==> flow/design.v <==
module top(clk, rst, start,i, socin1
  ,socin2
  ,socin3
  ,socin4,
  socout1
  ,socout2
  ,socout3
  ,socout4
  ,outReady);
  input i;
  input start;
  input clk;
  input rst;
  input socin1;
  input socin2;
  input socin3;
  input socin4;
  output socout1;
  output socout2;
  output socout3;
  output socout4;
  output outReady;
wire loadOut1
  ,loadOut2
  ,loadOut3
  ,loadOut4
  ,shft
  ,clrCount1
  ,loadDivide1
  ,loadDivide2
  ,loadMultiply
  ,divideDone1
  ,divideDone2
  ,multiplyDone
  ,ngtv
  ,loaded
  ,outDone;
  wire [1:0] sel2;
  CONTROLPATH z0 (
   loadOut1
  ,loadOut2
  ,loadOut3
  ,loadOut4
  ,shft
  ,clrCount1
  ,sel2
  ,loadDivide1
  ,loadDivide2
  ,loadMultiply
  ,divideDone1
  ,divideDone2
  ,multiplyDone
  ,ngtv
  ,loaded
  ,start
  ,clk
  ,rst
  ,outDone
);
 DATAPATH z1 (
   i
  ,clk
  ,rst
  ,socin1
  ,socin2
  ,socin3
  ,socin4
  ,shft
  ,loadOut1
  ,loadOut2
  ,loadOut3
  ,loadOut4
  ,clrCount1
  ,sel2
  ,loadDivide1
  ,loadDivide2
  ,loadMultiply
  ,socout1
  ,socout2
  ,socout3
  ,socout4
  ,divideDone1
  ,divideDone2
  ,multiplyDone
  ,outDone
  ,outReady
  ,loaded
  ,ngtv
);
endmodule
module CONTROLPATH(
   loadOut1
  ,loadOut2
  ,loadOut3
  ,loadOut4
  ,shft
  ,clrCount1
  ,sel2
  ,loadDivide1
  ,loadDivide2
  ,loadMultiply
  ,divideDone1
  ,divideDone2
  ,multiplyDone
  ,ngtv
  ,loaded
  ,start
  ,clk
  ,rst
  ,outDone
);
  input clk;
  input rst;
  input divideDone1;
  input divideDone2;
  input loaded;
  input multiplyDone;
  input ngtv;
  input start;
  input outDone;
  output reg loadOut1;
  output reg loadOut2;
  output reg loadOut3;
  output reg loadOut4;
  output reg clrCount1;
  output reg [1:0] sel2;
  output reg shft;
  output reg loadDivide1;
  output reg loadDivide2;
  output reg loadMultiply;
  reg [4:0] state;
  parameter S0=5'b00000,S1=5'b00001,S2=5'b00010,S3=5'b00011,S4=5'b00100,S5=5'b00101,S6=5'b00110,S7=5'b00111,S8=5'b01000,S9=5'b01001, S10=5'b01010,S11=5'b01011,S12=5'b01100,S13=5'b01101,S14=5'b01110,S15=5'b01111,S16=5'b10000,S17=5'b10001,S18=5'b10010,S19=5'b10011, S20=5'b10100,S21=5'b10101,S22=5'b10110,S23=5'b10111,S24=5'b11000,S25=5'b11001;
  always@(posedge clk)
    if(rst) state <= S0;
    else
    case(state)
      S0: if(start == 1) state <= S1;
      S1: state <= S2;  
      S2: if(loaded) begin if(!ngtv) state <= S3; else state <= S24; end  
      S3: state <= S4;  
      S4: if(divideDone2) state <= S5;  
      S5: state <= S6;  
      S6: if(multiplyDone) state <= S7;  
      S7: state <= S8;  
      S8: state <= S9;  
      S9: if(divideDone2) state <= S10;  
      S10: state <= S11;  
      S11: if(multiplyDone) state <= S12;  
      S12: state <= S13;  
      S13: state <= S14;  
      S14: if(divideDone2) state <= S15;  
      S15: state <= S16;  
      S16: if(multiplyDone) state <= S17;  
      S17: state <= S18;  
      S18: state <= S19;  
      S19: if(divideDone2) state <= S20;  
      S20: state <= S21;  
      S21: if(multiplyDone) state <= S22;  
      S22: state <= S23;  
      S23: if(outDone) state <= S0;
      S24: state <= S25;  
      S25: if(divideDone1) state <= S3;
  default: state <= S0;
    endcase
  always@(*)
    begin
      clrCount1    = (state==S1);
      loadDivide2  = (state==S3)|(state==S8)|(state==S13)|(state==S18);
      loadMultiply = (state==S5)|(state==S10)|(state==S15)|(state==S20);
      loadOut1     = (state==S7);
      loadOut2     = (state==S12);
      loadOut3     = (state==S17);
      loadOut4     = (state==S22);
      shft         = (state==S23);
      loadDivide1  = (state==S24);
      if(state>=S8 && state<=S12) sel2 = 2'd1;
      else if(state>=S13 && state<=S17) sel2 = 2'd2;
      else if(state>=S18 && state<=S23) sel2 = 2'd3;
      else sel2 = 2'd0;
    end
endmodule
module DATAPATH(
   i
  ,clk
  ,rst
  ,socin1
  ,socin2
  ,socin3
  ,socin4
  ,shft
  ,loadOut1
  ,loadOut2
  ,loadOut3
  ,loadOut4
  ,clrCount1
  ,sel2
  ,loadDivide1
  ,loadDivide2
  ,loadMultiply
  ,socout1
  ,socout2
  ,socout3
  ,socout4
  ,divideDone1
  ,divideDone2
  ,multiplyDone
  ,outDone
  ,outReady
  ,loaded
  ,ngtv
);
  input i;
  input clk;
  input rst;
  input socin1;
  input socin2;
  input socin3;
  input socin4;
  input loadOut1;
  input loadOut2;
  input loadOut3;
  input loadOut4;
  input shft;
  input clrCount1;
  input loadMultiply;
  input loadDivide1;
  input loadDivide2;
  input [1:0] sel2;
  output socout1;
  output ngtv;
  output loaded;
  output socout2;
  output socout3;
  output socout4;
  output divideDone1;
  output divideDone2;
  output outDone;
  output outReady;
  output multiplyDone;
  wire ld1;
  wire ld2;
  wire [12:0] current;
  wire [9:0] soc1;
  wire [9:0] soc2;
  wire [9:0] soc3;
  wire [9:0] soc4;
  wire [3:0] count;
  wire [10:0] soc_1;
  wire [10:0] soc_2;
  wire [10:0] soc_3;
  wire [10:0] soc_4;
  wire [43:0] mux_out;
  wire [12:0] sum_out;
  wire [25:0] multiplyOut;
  wire outDone1;
  wire outDone2;
  wire outDone3;
  wire outDone4;
  wire outReady1;
  wire outReady2;
  wire outReady3;
  wire outReady4;
  assign outReady = outReady1&outReady2&outReady3&outReady4;
  assign outDone  = outDone1&outDone2&outDone3&outDone4;
  assign loaded = !ld1;
  wire sel;
  assign sel = current[12];
  assign ngtv = current[12];
  wire [12:0] divideOut;
  wire [12:0] divideIn;
  wire divideDone11;
  wire divideDone12;
  wire divideDone13;
  wire divideDone14;
  wire s1;
  wire s2;
  wire s3;
  wire s4;
  wire [10:0] soc_11;
  wire [10:0] soc_22;
  wire [10:0] soc_33;
  wire [10:0] soc_44;
  assign s1 = |{1'b0,soc1};
  assign s2 = |{1'b0,soc2};
  assign s3 = |{1'b0,soc3};
  assign s4 = |{1'b0,soc4};
  assign divideDone1 = divideDone11&divideDone12&divideDone13&divideDone14;
  SIPO13     S1(current,i,clk,ld1);
  SIPO10     S2(soc1,socin1,clk,ld2);
  SIPO10     S3(soc2,socin2,clk,ld2);
  SIPO10     S4(soc3,socin3,clk,ld2);
  SIPO10     S5(soc4,socin4,clk,ld2);
  COUNTER1   A1(count,clk,clrCount1,rst);
  COMPARATOR C1(count,ld1,ld2);
  DIVIDER1    A2(soc_1,divideDone11,10'd1,soc1,loadDivide1,clk);
  DIVIDER1    A3(soc_2,divideDone12,10'd1,soc2,loadDivide1,clk);
  DIVIDER1    A4(soc_3,divideDone13,10'd1,soc3,loadDivide1,clk);
  DIVIDER1    A5(soc_4,divideDone14,10'd1,soc4,loadDivide1,clk);
  DIVIDER2    A6(divideIn,sum_out,divideOut,loadDivide2,clk,divideDone2);
  MUX1       M1({1'b0,soc1},{1'b0,soc2},{1'b0,soc3},{1'b0,soc4},soc_11,soc_22,soc_33,soc_44,mux_out,sel);
  MUX2       M2(mux_out[43:33],mux_out[32:22],mux_out[21:11],mux_out[10:0],divideIn[10:0],sel2);
  assign divideIn[12:11] = 2'b00;
  MUX3       M3(11'b0,soc_1,s1,soc_11);
  MUX3       M4(11'b0,soc_2,s2,soc_22);
  MUX3       M5(11'b0,soc_3,s3,soc_33);
  MUX3       M6(11'b0,soc_4,s4,soc_44);
  ADDER      W1(mux_out[43:33],mux_out[32:22],mux_out[21:11],mux_out[10:0],sum_out);
  BOOTH      B1(current,{1'b0,divideOut[12:1]},multiplyOut,loadMultiply,clk,multiplyDone);
  PISO       P1(multiplyOut[23:11],socout1,clk,rst,loadOut1,outDone1,outReady1,shft);
  PISO       P2(multiplyOut[23:11],socout2,clk,rst,loadOut2,outDone2,outReady2,shft);
  PISO       P3(multiplyOut[23:11],socout3,clk,rst,loadOut3,outDone3,outReady3,shft);
  PISO       P4(multiplyOut[23:11],socout4,clk,rst,loadOut4,outDone4,outReady4,shft);
endmodule
module SIPO13(d_out,d_in,clk,en);
  input d_in,clk,en;
  output [12:0] d_out;
  reg [12:0] out;
  assign d_out = out;
  always@(posedge clk)
    if(en)
    begin
      out[12] <= d_in;
      out[11:0] <= out[12:1];
    end
endmodule
module SIPO10(d_out,d_in,clk,en);  
  input d_in,clk,en;
  output [9:0] d_out;
  reg [9:0] out;
  assign d_out = out;
  always@(posedge clk)
    if(en)
    begin
      out[9] <= d_in;
      out[8:0] <= out[9:1];
    end
endmodule
module COUNTER1(d_out,clk,clr,rst);
  input clk,clr,rst;
  output reg [3:0] d_out;
  always@(posedge clk)
    begin
      if(rst)
        d_out <= 13;
      else if(clr)
        d_out <= 0;
      else if(d_out < 13)
        d_out <= d_out + 1;
    end
endmodule
module COMPARATOR(din,ld1,ld2);
  input [3:0] din;
  output ld1,ld2;
  assign ld1 = din<13;
  assign ld2 = din<10;
endmodule
module DIVIDER1(d_out,divideDone,numerator,denominator,load,clk);
  input [9:0] numerator,denominator;
  input load,clk;
  output divideDone;
  output [10:0] d_out;  
  reg [3:0] count;  
  reg [10:0] A;  
  reg [10:0] Q; 
  reg [9:0] M;  
  wire [10:0]AM;
  assign AM = A-M;
  assign d_out = Q;
  assign divideDone = (count==10);
  always@(posedge clk)
    begin
      if(load==1)
        begin
          count <= 0;
          A <= {1'b0,numerator};
          M <= denominator;
          Q <= 0;
        end
      else if(count < 11)
        begin
          count <= count +1 ;
          if(A<M)
            begin 
             Q <= Q << 1;
             A <= A << 1;
            end
          else
            begin
              Q <= {Q[9:0],1'b1};
              A <= {AM[9:0],1'b0};
            end
        end
    end
endmodule
module DIVIDER2(numerator,denominator,d_out,load,clk,divideDone);
  input [12:0] numerator,denominator;
  input load,clk;
  output [12:0] d_out;
  output divideDone;
  reg [12:0] Q;
  reg[13:0] A;
  reg [12:0] M;
  reg [3:0] count;
  wire [13:0] AM;
  assign AM = A-M;
  assign d_out = Q;
  assign divideDone = (count==13);
  always@(posedge clk)
    begin
      if(load)
        begin
          count <= 0;
          Q <= 0;
          M <= denominator;
          A <= {1'b0,numerator};
        end
      else if(count < 13)
        begin
          count <= count+1;
          if(A < M)
            begin
              Q <= Q << 1;
              A <= A << 1;
            end
          else 
            begin
              A <= {AM[12:0],1'b0};
              Q <= {Q[12:0],1'b1};
            end
         end
    end
endmodule
module ADDER(in1,in2,in3,in4,out);
  input [10:0] in1;
  input [10:0] in2;
  input [10:0] in3;
  input [10:0] in4;
  output reg [12:0] out;
  always@(*)
    out = {2'b00,in1}+{2'b00,in2}+{2'b00,in3}+{2'b00,in4};
endmodule
module MUX1(in1,in2,in3,in4,in5,in6,in7,in8,out,sel);
  input [10:0] in1;
  input [10:0] in2;
  input [10:0] in3;
  input [10:0] in4;
  input [10:0] in5;
  input [10:0] in6;
  input [10:0] in7;
  input [10:0] in8;
  input sel;
  output reg [43:0] out;
  always@(*)
    out = sel ? {in5,in6,in7,in8}:{in1,in2,in3,in4};
endmodule
module MUX2(in1,in2,in3,in4,out,sel);
  input [10:0] in1;
  input [10:0] in2;
  input [10:0] in3;
  input [10:0] in4;
  input [1:0] sel;
  output reg [10:0] out;
  always@(*)
    case(sel)
      2'b00: out[10:0] = in1[10:0];
      2'b01: out[10:0] = in2[10:0];
      2'b10: out[10:0] = in3[10:0];
      2'b11: out[10:0] = in4[10:0];
    endcase
endmodule
module MUX3(in1,in2,sel,out);
  input [10:0] in1;
  input [10:0] in2;
  input sel;
  output reg [10:0] out;
  always@(*)
    out = sel ? in2:in1;
endmodule
module BOOTH(in1,in2,out,load,clk,done);
  input [12:0] in1,in2;
  input clk,load;
  output [25:0] out;
  output done;
  reg [12:0] A;
  reg [12:0] Q;
  reg [12:0] M;
  wire [13:0] AM1;
  wire [13:0] AM2;
  assign AM1 = {A[12],A}+{M[12],M};
  assign AM2 = {A[12],A}-{M[12],M};
  assign out = {A,Q};
  reg [3:0] count;
  reg Q_1;
  assign done = (count==13);
  always@(posedge clk)
    begin
      if(load)
        begin
          count <= 0;
          A <= 0;
          M <= in1;
          Q <= in2;
          Q_1 <= 0;
        end
      else if(count < 13)
        begin
          count <= count + 1;
          if(in2 == 4096)
            begin
            A<= 0;
          	Q <= in1;
            end
          else if({Q[0],Q_1} == 2'b00 | {Q[0],Q_1} == 2'b11)
             begin
               A <= {A[12],A[12:1]};
               Q <= {A[0],Q[12:1]};
               Q_1 <= Q[0];
             end
          else if({Q[0],Q_1} == 2'b01)
            begin
              A <= AM1[13:1];
              Q <= {AM1[0],Q[12:1]};
              Q_1 <= Q[0];
            end
          else
            begin
              A <= AM2[13:1];
              Q <= {AM2[0],Q[12:1]};
              Q_1 <= Q[0];
            end
        end 
    end
endmodule
module PISO(d_in,d_out,clk,rst,load,done,ready,shft);
  input [12:0] d_in;
  input clk;
  input rst;
  input load;
  input shft;
  output d_out;
  output done;
  output ready;
  reg [12:0] out;
  reg [4:0] count;
  assign d_out = out[0];
  assign done = count==13;
  assign ready = !done;
  always@(posedge clk)
    begin
      if(rst)
        count <= 13;
      else if(load)
        begin
          out <= d_in;
          count <= 1;
        end
      else if(count < 13 & shft)
        begin
        count <= count+1;
          out <= out >>1;
        end
    end
endmodule
== From RTL to reports: top ==
The steps from the RTL of top to its reports follow in flow order.
Line numbers count from 1 in the design file above.
Operators: Yosys type, input widths -> output width; for muxes data width and select width s.
Cell names lack the library's common part.
The mark -- stands for no value.

* Design top: top
* Clock port: clk
* Library: sky130hd
* Corner: tt_025C_1v80

== After elaboration ==
Source: Yosys, flattened and elaborated, memories not mapped. Widths are those after wreduce. Registers that Yosys merges into a memory's read port (data or address) are not register bits. Print and check cells do not count. Equal cells are merged and count once.

* Flip-flop bits (word level): 366
* Input port bits: 8
* Output and inout port bits: 5
* Word-level cells: 263

* Add/sub/neg operators: 21
* $lt $le $gt $ge: 23
* Equality and inequality tests: 52
* Multiplexer cells: 59
* Bitwise gates (word level): 22
* Reductions and logical operators: 32

{| class="wikitable"
|+ Operator list
! operator !! count
|-
| $mux 13 || 14
|-
| $pmux 5 s26 || 1
|-
| $mux 11 || 9
|-
| $mux 5 || 13
|-
| $eq 5x4->1 const B || 12
|-
| $eq 5x5->1 const B || 10
|-
| $lt 11x10->1 || 4
|-
| $pmux 11 s4 || 1
|-
| $mux 44 || 1
|-
| $sub 10x10->10 || 4
|-
| $reduce_or 10->1 || 4
|-
| $mux 4 || 10
|-
| $lt 4x4->1 const B || 8
|-
| $add 4x1->4 const B || 7
|-
| $add 13x11->13 || 2
|-
| $eq 4x4->1 const B || 6
|-
| $ne 2x1->1 const B || 10
|-
| $add 5x1->5 const B || 4
|-
| $eq 5x3->1 const B || 4
|-
| $lt 5x4->1 const B || 4
|-
| $add 13x13->14 || 1
|-
| $sub 13x13->14 || 1
|-
| $lt 14x13->1 || 1
|-
| $reduce_bool 2->1 || 7
|-
| $mux 14 || 1
|-
| $and 1x1->1 || 13
|-
| $sub 13x13->13 || 1
|-
| $add 11x11->12 || 1
|}

Not listed: further kinds 21, cells in them 55.

== Longest topological paths ==
Yosys ltp: most cells in a row. Word level: on the elaborated netlist, between registers, memories and ports. Mapped: between sequential cells and ports; inverters and the memories' decode and read muxes count.

* Depth after elaboration: 8
* ABC_AREA: 1
* Depth in mapped cells: 25
* Mapped depth without buffers: 25

== Mapped cells and area ==
The flow's flattened synthesis, as Yosys stat reports it; memories are mapped. The netlist is that of the ABC_AREA named above (0 if unset); the other value can give another one.

* Cell count: 2613
* Chip area (Yosys): 21097.7 µm²
* Mapped flip-flops: 387

{| class="wikitable"
|+ Cell types
! type !! count
|-
| edfxtp_1 || 194
|-
| dfxtp_1 || 193
|-
| nand2_1 || 608
|-
| ha_1 || 126
|-
| inv_1 || 343
|-
| a21oi_1 || 191
|-
| nor2_1 || 238
|-
| o21ai_0 || 178
|-
| nand3_1 || 158
|-
| fa_1 || 20
|-
| xor2_1 || 30
|-
| nand4_1 || 41
|-
| clkbuf_1 || 58
|-
| o21bai_1 || 25
|-
| o22ai_1 || 28
|-
| xnor2_1 || 17
|-
| o211ai_1 || 14
|-
| buf_2 || 18
|}

Other cell types: 32; their cells: 133.

== Worst setup path after synthesis ==
Source: OpenSTA report_checks on the synthesized netlist (no wires, ideal clock, input and output delay 20% of the period each), path of least setup slack; recovery checks are left aside. Register names are those of the netlist, which keeps one name where synthesis merged equal registers.

* Kind: register to register
* Start: register z1.S1.out[12]
* End: register z1.A6.M[9]
* Clock period: 5.0 ns
* Setup time: 0.260 ns
* Time at the first pin: 0.000 ns
* Data arrival time: 3.958 ns
* Data required time: 4.740 ns
* Path slack: 0.781 ns
* Delay of the path: 4.218 ns
* Driving pins on the path: 24
* Period reached after synthesis: 4.219 ns

"delay of the path" is the arrival time less input delay plus setup time.
"driving pins on the path" counts driving pins, that of a launching flip-flop among them; a cell with two outputs on the path counts twice.
"period reached after synthesis" = period - worst setup slack (recovery checks aside). The figure is calculated, with input and output delays left at 20% of the set period.
Between the ends stands the longest chain of elaborated cells between them, by number of cells; it is not shown to be the way that was timed. Of several equally long chains one is given.
Each line given opens the expression or statement behind the cell; cells for indexed reads and writes are added by Yosys, which also makes memories of some case tables.

* Cells stage by stage: edfxtp_1 buf_2 clkinv_1 buf_2 o31ai_1 ha_1 inv_1 fa_1 inv_1 nand3_1 nand2_1 nand2_1 nand2_1 a21oi_1 xor2_1 fa_1 inv_1 ha_1 nand2_1 nor2_1 nor4_1 nor2_1 nor2_1 xor2_1
* Cells in the longest elaborated chain: 4

{| class="wikitable"
|+ Ends and longest elaborated chain, after synthesis
! element !! RTL line !! RTL
|-
| from (decl) || 317 || <nowiki>reg [12:0] out;</nowiki>
|-
| from (assign) || 322 || <nowiki>out[12] <= d_in;</nowiki>
|-
| $mux 44 || 454 || <nowiki>out = sel ? {in5,in6,in7,in8}:{in1,in2,in3,in4};</nowiki>
|-
| $add 11x11->12 || 440 || <nowiki>out = {2'b00,in1}+{2'b00,in2}+{2'b00,in3}+{2'b00,in4};</nowiki>
|-
| $add 13x11->13 x2 || 440 ||
|-
| to (assign) || 414 || <nowiki>M <= denominator;</nowiki>
|-
| to (decl) || 402 || <nowiki>reg [12:0] M;</nowiki>
|}

== Worst path after layout ==
From the final timing report of flow run 2: the path of least setup slack in the routed layout; clock arrival at registers is part of the times.

* Kind: register to register
* Start: register z1.S1.out[12]
* End: register z1.A6.M[11]
* Clock period: 5.0 ns
* Setup time: 0.26 ns
* Time at the first pin: 0.54 ns
* Data arrival time: 5.00 ns
* Data required time: 5.28 ns
* Path slack: 0.29 ns
* Driving pins on the path: 18

Between the ends stands the longest chain of elaborated cells between them, by number of cells; it is not shown to be the way that was timed. Of several equally long chains one is given.

* Cells stage by stage: edfxtp_1 buf_4 buf_4 nand2_1 o21ai_0 ha_1 nand2_1 nor2_1 o31ai_1 nand3_1 xor2_1 fa_1 ha_1 inv_1 nor3_2 nand2_1 o2111ai_2 xor2_1
* Cells in the longest elaborated chain: 4

{| class="wikitable"
|+ Ends and longest elaborated chain, post-layout
! element !! RTL line !! RTL
|-
| from (decl) || 317 || <nowiki>reg [12:0] out;</nowiki>
|-
| from (assign) || 322 || <nowiki>out[12] <= d_in;</nowiki>
|-
| $mux 44 || 454 || <nowiki>out = sel ? {in5,in6,in7,in8}:{in1,in2,in3,in4};</nowiki>
|-
| $add 11x11->12 || 440 || <nowiki>out = {2'b00,in1}+{2'b00,in2}+{2'b00,in3}+{2'b00,in4};</nowiki>
|-
| $add 13x11->13 x2 || 440 ||
|-
| to (assign) || 414 || <nowiki>M <= denominator;</nowiki>
|-
| to (decl) || 402 || <nowiki>reg [12:0] M;</nowiki>
|}

Subject: flow runs of top

Hi,

4 stored runs of top in the flow (synthesis by Yosys, layout by OpenROAD, sky130hd cells), in arbitrary order. Constraints: input delay and output delay 20% of the set period each, output load 0.01 pF.
"achieved period" = clock period - worst setup slack. The figure is calculated, with input and output delays left at 20% of the set period.
By "time on the worst setup path" is meant the share of the clock period that the worst setup path is allowed (20% is reserved at inputs, 20% at outputs), minus its slack. Clock arrival times at its registers enter into it.
By "total power of the final layout" is meant OpenSTA's value without simulated activity: inputs other than the clock are taken to toggle once in ten clock periods, and the tool carries that through the logic.

=== Flow run 1 ===
{| class="wikitable"
! Setting !! Value
|-
| ABC_AREA || 1
|-
| CAP_MARGIN || 30
|-
| CELL_PAD_IN_SITES_GLOBAL_PLACEMENT || 2
|-
| CORE_ASPECT_RATIO || 0.64
|-
| CORE_UTILIZATION || 69
|-
| CTS_CLUSTER_SIZE || 82
|-
| GPL_TIMING_DRIVEN || 0
|-
| HOLD_SLACK_MARGIN || -0.0
|-
| MAX_ROUTING_LAYER || met4
|-
| PLACE_DENSITY_LB_ADDON || 0.26
|-
| SLEW_MARGIN || 25
|-
| TNS_END_PERCENT || 50
|-
| period_ns || 4.6
|-
| CORE_MARGIN || 2
|}
No final report: placement broke off with FLW-0024.

=== Flow run 2 ===
{| class="wikitable"
! Setting !! Value
|-
| ABC_AREA || 1
|-
| CELL_PAD_IN_SITES_GLOBAL_PLACEMENT || 2
|-
| CORE_ASPECT_RATIO || 0.73
|-
| CORE_UTILIZATION || 48
|-
| CTS_CLUSTER_DIAMETER || 381
|-
| GPL_ROUTABILITY_DRIVEN || 0
|-
| GPL_TIMING_DRIVEN || 0
|-
| PLACE_DENSITY || 0.6
|-
| SETUP_SLACK_MARGIN || 0.07
|-
| period_ns || 5.0
|-
| CAP_MARGIN || 20
|-
| CORE_MARGIN || 2
|-
| SLEW_MARGIN || 20
|-
! Result !! Value
|-
| Synthesized cell area || 21097.7 µm²
|-
| Overall die area || 45667.7 µm²
|-
| Std-cell area (final layout) || 23570.1 µm²
|-
| Utilization after routing || 54.5 %
|-
| Setup slack of the worst path || 0.285 ns
|-
| Final setup TNS || 0.000 ns
|-
| Final worst hold slack || 0.423 ns
|-
| Total power of the final layout || 16716 µW
|-
| Achieved period || 4.715 ns
|-
| Time on the worst setup path || 4.71 ns
|-
| Type of the worst setup path || register to register
|}

=== Flow run 3 ===
{| class="wikitable"
! Setting !! Value
|-
| CELL_PAD_IN_SITES_GLOBAL_PLACEMENT || 0
|-
| CORE_UTILIZATION || 60
|-
| CTS_CLUSTER_SIZE || 87
|-
| MAX_ROUTING_LAYER || met4
|-
| MIN_ROUTING_LAYER || met1
|-
| PLACE_DENSITY_LB_ADDON || 0.2
|-
| SETUP_SLACK_MARGIN || 0.25
|-
| TNS_END_PERCENT || 90
|-
| period_ns || 2.87
|-
| CAP_MARGIN || 20
|-
| CORE_MARGIN || 2
|-
| SLEW_MARGIN || 20
|-
! Result !! Value
|-
| Synthesized cell area || 20357.0 µm²
|-
| Overall die area || 35417.4 µm²
|-
| Std-cell area (final layout) || 24528.5 µm²
|-
| Utilization after routing || 73.3 %
|-
| Setup slack of the worst path || -1.677 ns
|-
| Final setup TNS || -13.059 ns
|-
| Final worst hold slack || 0.445 ns
|-
| Total power of the final layout || 33805 µW
|-
| Achieved period || 4.547 ns
|-
| Time on the worst setup path || 4.55 ns
|-
| Type of the worst setup path || register to register
|}

=== Flow run 4 ===
{| class="wikitable"
! Setting !! Value
|-
| ABC_AREA || 0
|-
| CAP_MARGIN || 15
|-
| CORE_ASPECT_RATIO || 0.64
|-
| CORE_UTILIZATION || 48
|-
| CTS_CLUSTER_SIZE || 12
|-
| HOLD_SLACK_MARGIN || -0.0
|-
| PLACE_DENSITY_LB_ADDON || 0.26
|-
| period_ns || 3.43
|-
| CORE_MARGIN || 2
|-
| SLEW_MARGIN || 20
|-
! Result !! Value
|-
| Synthesized cell area || 20357.0 µm²
|-
| Overall die area || 44114.6 µm²
|-
| Std-cell area (final layout) || 23969.2 µm²
|-
| Utilization after routing || 57.2 %
|-
| Setup slack of the worst path || -1.009 ns
|-
| Final setup TNS || -6.839 ns
|-
| Final worst hold slack || 0.438 ns
|-
| Total power of the final layout || 27923 µW
|-
| Achieved period || 4.439 ns
|-
| Time on the worst setup path || 4.44 ns
|-
| Type of the worst setup path || register to register
|}

Regards
